==> flow/design.v <==
`timescale 1 ns / 1 ps
module ame_sobel_filter #(
    parameter LINE_DATA_BITS = 7,
    parameter COMP_DATA_BITS = 8
) (
    input logic clk_i,
    input logic rst_n_i,
    input  logic comp_init_i,
    output logic comp_done_o,
    input logic [5:0] [LINE_DATA_BITS-1:0] line_data_i,
    output logic [3:0] [3:0] [COMP_DATA_BITS-1:0] comp_data_o
);
typedef enum logic [2:0] {
    IDLE   = 3'b000,
    COMP_1 = 3'b001,
    COMP_2 = 3'b010,
    COMP_3 = 3'b011,
    COMP_4 = 3'b100,
    COMP_5 = 3'b101,
    COMP_6 = 3'b110
} state_t;
state_t ctl_sta;
logic [5:0] [1:0] [COMP_DATA_BITS-1:0] line_data;
logic [3:0] [3:0] [COMP_DATA_BITS-1:0] comp_data;
typedef enum logic {
    DATA_1 = 1'b0,
    DATA_2 = 1'b1
} comp_data_t;
generate
    for (genvar i = 0; i < 6; i++) begin: comp_block
        assign line_data[i][DATA_1] = line_data_i[i];
        assign line_data[i][DATA_2] = line_data_i[i] << 1;
    end
endgenerate
logic comp_done;
assign comp_done_o = comp_done;
assign comp_data_o = comp_data;
always_ff @(posedge clk_i or negedge rst_n_i)
begin
    if (!rst_n_i) begin
        ctl_sta <= IDLE;
        comp_done <= 'b0;
        comp_data <= 'b0;
    end else begin
        case (ctl_sta)
            IDLE:
                ctl_sta <= comp_init_i ? COMP_1 : ctl_sta;
            COMP_1:
                ctl_sta <= COMP_2;
            COMP_2:
                ctl_sta <= COMP_3;
            COMP_3:
                ctl_sta <= COMP_4;
            COMP_4:
                ctl_sta <= COMP_5;
            COMP_5:
                ctl_sta <= COMP_6;
            COMP_6:
                ctl_sta <= comp_init_i ? COMP_1 : IDLE;
            default:
                ctl_sta <= IDLE;
        endcase
        comp_done <= (ctl_sta == COMP_6);
        case (ctl_sta)
            IDLE:
                comp_data <= 'b0;
            COMP_1: begin
                comp_data[0][0] <= - line_data[0][DATA_1] - line_data[1][DATA_2] - line_data[2][DATA_1];
                comp_data[1][0] <= - line_data[1][DATA_1] - line_data[2][DATA_2] - line_data[3][DATA_1];
                comp_data[2][0] <= - line_data[2][DATA_1] - line_data[3][DATA_2] - line_data[4][DATA_1];
                comp_data[3][0] <= - line_data[3][DATA_1] - line_data[4][DATA_2] - line_data[5][DATA_1];
            end
            COMP_2: begin
                comp_data[0][1] <= - line_data[0][DATA_1] - line_data[1][DATA_2] - line_data[2][DATA_1];
                comp_data[1][1] <= - line_data[1][DATA_1] - line_data[2][DATA_2] - line_data[3][DATA_1];
                comp_data[2][1] <= - line_data[2][DATA_1] - line_data[3][DATA_2] - line_data[4][DATA_1];
                comp_data[3][1] <= - line_data[3][DATA_1] - line_data[4][DATA_2] - line_data[5][DATA_1];
            end
            COMP_3: begin
                comp_data[0][0] <= comp_data[0][0] + line_data[0][DATA_1] + line_data[1][DATA_2] + line_data[2][DATA_1];
                comp_data[1][0] <= comp_data[1][0] + line_data[1][DATA_1] + line_data[2][DATA_2] + line_data[3][DATA_1];
                comp_data[2][0] <= comp_data[2][0] + line_data[2][DATA_1] + line_data[3][DATA_2] + line_data[4][DATA_1];
                comp_data[3][0] <= comp_data[3][0] + line_data[3][DATA_1] + line_data[4][DATA_2] + line_data[5][DATA_1];
                comp_data[0][2] <= - line_data[0][DATA_1] - line_data[1][DATA_2] - line_data[2][DATA_1];
                comp_data[1][2] <= - line_data[1][DATA_1] - line_data[2][DATA_2] - line_data[3][DATA_1];
                comp_data[2][2] <= - line_data[2][DATA_1] - line_data[3][DATA_2] - line_data[4][DATA_1];
                comp_data[3][2] <= - line_data[3][DATA_1] - line_data[4][DATA_2] - line_data[5][DATA_1];
            end
            COMP_4: begin
                comp_data[0][1] <= comp_data[0][1] + line_data[0][DATA_1] + line_data[1][DATA_2] + line_data[2][DATA_1];
                comp_data[1][1] <= comp_data[1][1] + line_data[1][DATA_1] + line_data[2][DATA_2] + line_data[3][DATA_1];
                comp_data[2][1] <= comp_data[2][1] + line_data[2][DATA_1] + line_data[3][DATA_2] + line_data[4][DATA_1];
                comp_data[3][1] <= comp_data[3][1] + line_data[3][DATA_1] + line_data[4][DATA_2] + line_data[5][DATA_1];
                comp_data[0][3] <= - line_data[0][DATA_1] - line_data[1][DATA_2] - line_data[2][DATA_1];
                comp_data[1][3] <= - line_data[1][DATA_1] - line_data[2][DATA_2] - line_data[3][DATA_1];
                comp_data[2][3] <= - line_data[2][DATA_1] - line_data[3][DATA_2] - line_data[4][DATA_1];
                comp_data[3][3] <= - line_data[3][DATA_1] - line_data[4][DATA_2] - line_data[5][DATA_1];
            end
            COMP_5: begin
                comp_data[0][2] <= comp_data[0][2] + line_data[0][DATA_1] + line_data[1][DATA_2] + line_data[2][DATA_1];
                comp_data[1][2] <= comp_data[1][2] + line_data[1][DATA_1] + line_data[2][DATA_2] + line_data[3][DATA_1];
                comp_data[2][2] <= comp_data[2][2] + line_data[2][DATA_1] + line_data[3][DATA_2] + line_data[4][DATA_1];
                comp_data[3][2] <= comp_data[3][2] + line_data[3][DATA_1] + line_data[4][DATA_2] + line_data[5][DATA_1];
            end
            COMP_6: begin
                comp_data[0][3] <= comp_data[0][3] + line_data[0][DATA_1] + line_data[1][DATA_2] + line_data[2][DATA_1];
                comp_data[1][3] <= comp_data[1][3] + line_data[1][DATA_1] + line_data[2][DATA_2] + line_data[3][DATA_1];
                comp_data[2][3] <= comp_data[2][3] + line_data[2][DATA_1] + line_data[3][DATA_2] + line_data[4][DATA_1];
                comp_data[3][3] <= comp_data[3][3] + line_data[3][DATA_1] + line_data[4][DATA_2] + line_data[5][DATA_1];
            end
            default:
                comp_data <= 'b0;
        endcase
    end
end
endmodule
== Step by step through the tools: ame_sobel_filter ==
The steps from the RTL of ame_sobel_filter to its reports follow in flow order.
Line numbers count from 1 in the design file above.
Operators: Yosys type, input widths -> output width; for muxes data width and select width s.
Not given: n/a

* Design top: ame_sobel_filter
* Clock: clk_i
* Library: sky130hd
* Library corner: tt_025C_1v80

== Word-level counts ==
Yosys after proc, flatten, opt, wreduce and memory -nomap, before mapping. Memory bits, and registers merged into a memory's read port (data or address), are not among the register bits. Print and check cells are not counted. Equal cells are merged and count once.

* Register bits: 132
* Output and inout port bits: 129
* Word-level cells: 97
* Input bits: 45

* Equality and inequality tests: 7
* Reductions and logical operators: 5
* Add/sub/neg operators: 60
* Muxes and demuxes: 19

{| class="wikitable"
|+ Operator list
! kind !! count
|-
| $pmux 8 s3 || 16
|-
| $add 8x7->8 || 32
|-
| $add 8x8->8 || 16
|-
| $neg 7->8 || 4
|-
| $sub 8x7->8 || 4
|-
| $sub 8x8->8 || 4
|-
| $pmux 3 s7 || 1
|-
| $reduce_or 4->1 || 4
|-
| $eq 3x3->1 const B || 3
|-
| $eq 3x2->1 const B || 2
|-
| $eq 3x1->1 const B || 1
|-
| $logic_not 3->1 || 1
|-
| $mux 3 || 1
|-
| $ne 2x2->1 const B || 1
|-
| $mux 1 || 1
|}

== Depth ==
Yosys ltp: most cells in a row. Word level: on the elaborated netlist, between registers, memories and ports. Mapped: between sequential cells and ports; inverters and the memories' decode and read muxes count.

* Depth in word-level cells: 4
* ABC_AREA: 0
* Gate-level depth with buffers: 11

== Mapped cells and area ==
Yosys stat after the flow's synthesis: flattened, memories mapped to cells. It holds for the ABC_AREA given above (unset counts as 0); a run with the other value may have another netlist.
Totals and module areas in this step are rounded.

* Buffer cells: 55
* Standard cells after synthesis: 1472
* Chip area (Yosys): 14000 µm²
* Flip-flops: 136

{| class="wikitable"
|+ Cell types
! type !! count !! total area (µm²)
|-
| sky130_fd_sc_hd__dfrtp_1 || 135 || 3378.24
|-
| sky130_fd_sc_hd__fa_1 || 158 || 3.16E+03
|-
| sky130_fd_sc_hd__ha_1 || 136 || 1.7E+03
|-
| sky130_fd_sc_hd__inv_1 || 242 || 908.371
|-
| sky130_fd_sc_hd__a21oi_1 || 152 || 760.73
|-
| sky130_fd_sc_hd__a22oi_1 || 81 || 608.083
|-
| sky130_fd_sc_hd__xnor2_1 || 62 || 543.021
|-
| sky130_fd_sc_hd__nor2_1 || 130 || 487.968
|-
| sky130_fd_sc_hd__a21o_1 || 44 || 330.317
|-
| sky130_fd_sc_hd__a211oi_1 || 34 || 255.245
|-
| sky130_fd_sc_hd__o21ai_0 || 51 || 255.245
|-
| sky130_fd_sc_hd__xor2_1 || 28 || 245.235
|-
| sky130_fd_sc_hd__clkbuf_1 || 39 || 146.39
|-
| sky130_fd_sc_hd__a221oi_1 || 13 || 113.859
|-
| sky130_fd_sc_hd__o31ai_1 || 15 || 112.608
|-
| sky130_fd_sc_hd__clkbuf_8 || 7 || 96.342
|-
| sky130_fd_sc_hd__a2111o_1 || 8 || 90.086
|-
| sky130_fd_sc_hd__nand2_1 || 22 || 82.579
|}

Other cell types: 27; their cells: 115.

== Path before layout ==
OpenSTA on the mapped netlist: ideal clock, no wires. The path of least setup slack (recovery checks aside). Input and output delay are each 20% of the period. Register names are those of the netlist, which keeps one name where synthesis merged equal registers.

* Kind: input port to flip-flop
* Start point: input port line_data_i
* End point: register comp_data
* External input delay: 1000 ps
* Delay of the path: 2772 ps
* Driving pins on the path: 11
* Data required time: 4858 ps
* Arrival: 3630 ps
* Period: 5000 ps
* Buffers on the path: 0
* Path slack: 1228 ps
* Synthesis period reached: 3772 ps

"delay of the path" is the arrival time less input delay plus setup time.
"driving pins on the path" counts driving pins, that of a launching flip-flop among them; a cell with two outputs on the path counts twice.
"synthesis period reached" is the clock period less the worst setup slack; recovery checks do not enter. This is arithmetic on one report: input and output delays are still those of the set period (20% each).
An end named without its bit number is one bit of that signal or, where synthesis recoded a state register, one of its new flip-flops.
The rows between start and end are the longest chain of elaborated cells between them; the timing report does not say that the signal goes this way. Where chains are equally long, one stands for them.
A line is the first line of the expression or statement that the cell stems from. Yosys adds cells for indexed reads and writes and turns some case tables into memories.
A register here has more assigning lines than the two given.

* Path through: sky130_fd_sc_hd__inv_1 sky130_fd_sc_hd__fa_1 sky130_fd_sc_hd__inv_1 sky130_fd_sc_hd__fa_1 sky130_fd_sc_hd__ha_1 sky130_fd_sc_hd__fa_1 sky130_fd_sc_hd__a21o_1 sky130_fd_sc_hd__a21oi_1 sky130_fd_sc_hd__xnor2_1 sky130_fd_sc_hd__a221oi_1 sky130_fd_sc_hd__a32oi_1
* Cells in the longest elaborated chain: 3
* Elaborated cells on any way between the ends: 5

{| class="wikitable"
|+ Ends and longest elaborated chain, post-synthesis
! item !! line !! RTL
|-
| from (decl) || 10 || <nowiki>input logic [5:0] [LINE_DATA_BITS-1:0] line_data_i,</nowiki>
|-
| $add 8x8->8 || 101 || <nowiki>comp_data[1][2] <= comp_data[1][2] + line_data[1][DATA_1] + line_data[2][DATA_2] + line_data[3][DATA_1];</nowiki>
|-
| $add 8x7->8 || 101 ||
|-
| $pmux 8 s3 || 64 || <nowiki>case (ctl_sta)</nowiki>
|-
| to (assign) || 43 || <nowiki>comp_data <= 'b0;</nowiki>
|-
| to (assign) || 66 || <nowiki>comp_data <= 'b0;</nowiki>
|-
| to (decl) || 24 || <nowiki>logic [3:0] [3:0] [COMP_DATA_BITS-1:0] comp_data;</nowiki>
|}

== Path in the finished layout ==
Path of least setup slack in the final report of flow run A (OpenROAD, finished layout, wires in). Where an end is a register, its clock arrival counts in the times.
The path's times are printed in steps of 10 ps; the period is the one set.

* Kind: input port to flip-flop
* Start point: input port line_data_i
* End point: register comp_data
* Arrival: 3290 ps
* Period: 2460 ps
* Driving pins on the path: 13
* Data required time: 2730 ps
* Path slack: -560 ps
* Buffers on the path: 2
* External input delay: 490 ps

An end named without its bit number is one bit of that signal or, where synthesis recoded a state register, one of its new flip-flops.
The rows between start and end are the longest chain of elaborated cells between them; the timing report does not say that the signal goes this way. Where chains are equally long, one stands for them.
A register here has more assigning lines than the two given.

* Path through: sky130_fd_sc_hd__buf_6 sky130_fd_sc_hd__clkinvlp_4 sky130_fd_sc_hd__buf_6 sky130_fd_sc_hd__fa_2 sky130_fd_sc_hd__inv_4 sky130_fd_sc_hd__fa_2 sky130_fd_sc_hd__ha_4 sky130_fd_sc_hd__fa_2 sky130_fd_sc_hd__a21o_1 sky130_fd_sc_hd__a21oi_2 sky130_fd_sc_hd__xnor2_1 sky130_fd_sc_hd__a221oi_1 sky130_fd_sc_hd__a32oi_1
* Cells in the longest elaborated chain: 2
* Elaborated cells on any way between the ends: 3

{| class="wikitable"
|+ Ends and longest elaborated chain, post-layout
! item !! line !! RTL
|-
| from (decl) || 10 || <nowiki>input logic [5:0] [LINE_DATA_BITS-1:0] line_data_i,</nowiki>
|-
| $add 8x7->8 || 101 || <nowiki>comp_data[1][2] <= comp_data[1][2] + line_data[1][DATA_1] + line_data[2][DATA_2] + line_data[3][DATA_1];</nowiki>
|-
| $pmux 8 s3 || 64 || <nowiki>case (ctl_sta)</nowiki>
|-
| to (assign) || 43 || <nowiki>comp_data <= 'b0;</nowiki>
|-
| to (assign) || 66 || <nowiki>comp_data <= 'b0;</nowiki>
|-
| to (decl) || 24 || <nowiki>logic [3:0] [3:0] [COMP_DATA_BITS-1:0] comp_data;</nowiki>
|}

# Flow runs of ame_sobel_filter

3 stored runs of ame_sobel_filter in the flow (synthesis by Yosys, layout by OpenROAD, sky130hd cells), in arbitrary order. Constraints: input delay and output delay 20% of the set period each, output load 0.01 pF.
By "clock period reached" is meant the clock period of the run minus its worst setup slack. This is arithmetic on one report: input and output delays are still those of the set period (20% each).
By "critical setup path time" is meant the share of the clock period that the worst setup path is allowed (20% is reserved at inputs, 20% at outputs), minus its slack. Clock arrival times at its registers enter into it.
"critical setup path time" is given in steps of 10 ps.
Results are given in rounded form.

=== Flow run A ===
{| class="wikitable"
! Setting !! Value
|-
| CORE_UTILIZATION || 40
|-
| period_ns || 2.46
|-
| CAP_MARGIN || 20
|-
| CORE_MARGIN || 2
|-
| SLEW_MARGIN || 20
|-
! Result !! Value
|-
| Worst setup slack after layout || -560 ps
|-
| Full die area || 37000 µm²
|-
| Post-route setup TNS || -26000 ps
|-
| Clock period reached || 3022 ps
|-
| Critical setup path time || 2530 ps
|-
| Kind of the worst setup path || input port to flip-flop
|-
| Std-cell area (final layout) || 22000 µm²
|-
| Synthesized cell area || 14000 µm²
|}

=== Flow run B ===
{| class="wikitable"
! Setting !! Value
|-
| CORE_UTILIZATION || 52
|-
| GPL_ROUTABILITY_DRIVEN || 0
|-
| period_ns || 3.79
|-
| CAP_MARGIN || 20
|-
| CORE_MARGIN || 2
|-
| SLEW_MARGIN || 20
|-
! Result !! Value
|-
| Worst setup slack after layout || 120 ps
|-
| Full die area || 29000 µm²
|-
| Post-route setup TNS || 0 ps
|-
| Clock period reached || 3671 ps
|-
| Critical setup path time || 2910 ps
|-
| Kind of the worst setup path || input port to flip-flop
|-
| Std-cell area (final layout) || 19000 µm²
|-
| Synthesized cell area || 14000 µm²
|}

=== Flow run C ===
{| class="wikitable"
! Setting !! Value
|-
| CELL_PAD_IN_SITES_DETAIL_PLACEMENT || 2
|-
| CORE_MARGIN || 3
|-
| GPL_TIMING_DRIVEN || 0
|-
| HOLD_SLACK_MARGIN || -0.01
|-
| SLEW_MARGIN || 10
|-
| period_ns || 2.4
|-
| CAP_MARGIN || 20
|-
| CORE_UTILIZATION || 40
|}
Incomplete, clock tree synthesis halted on DPL-0033.
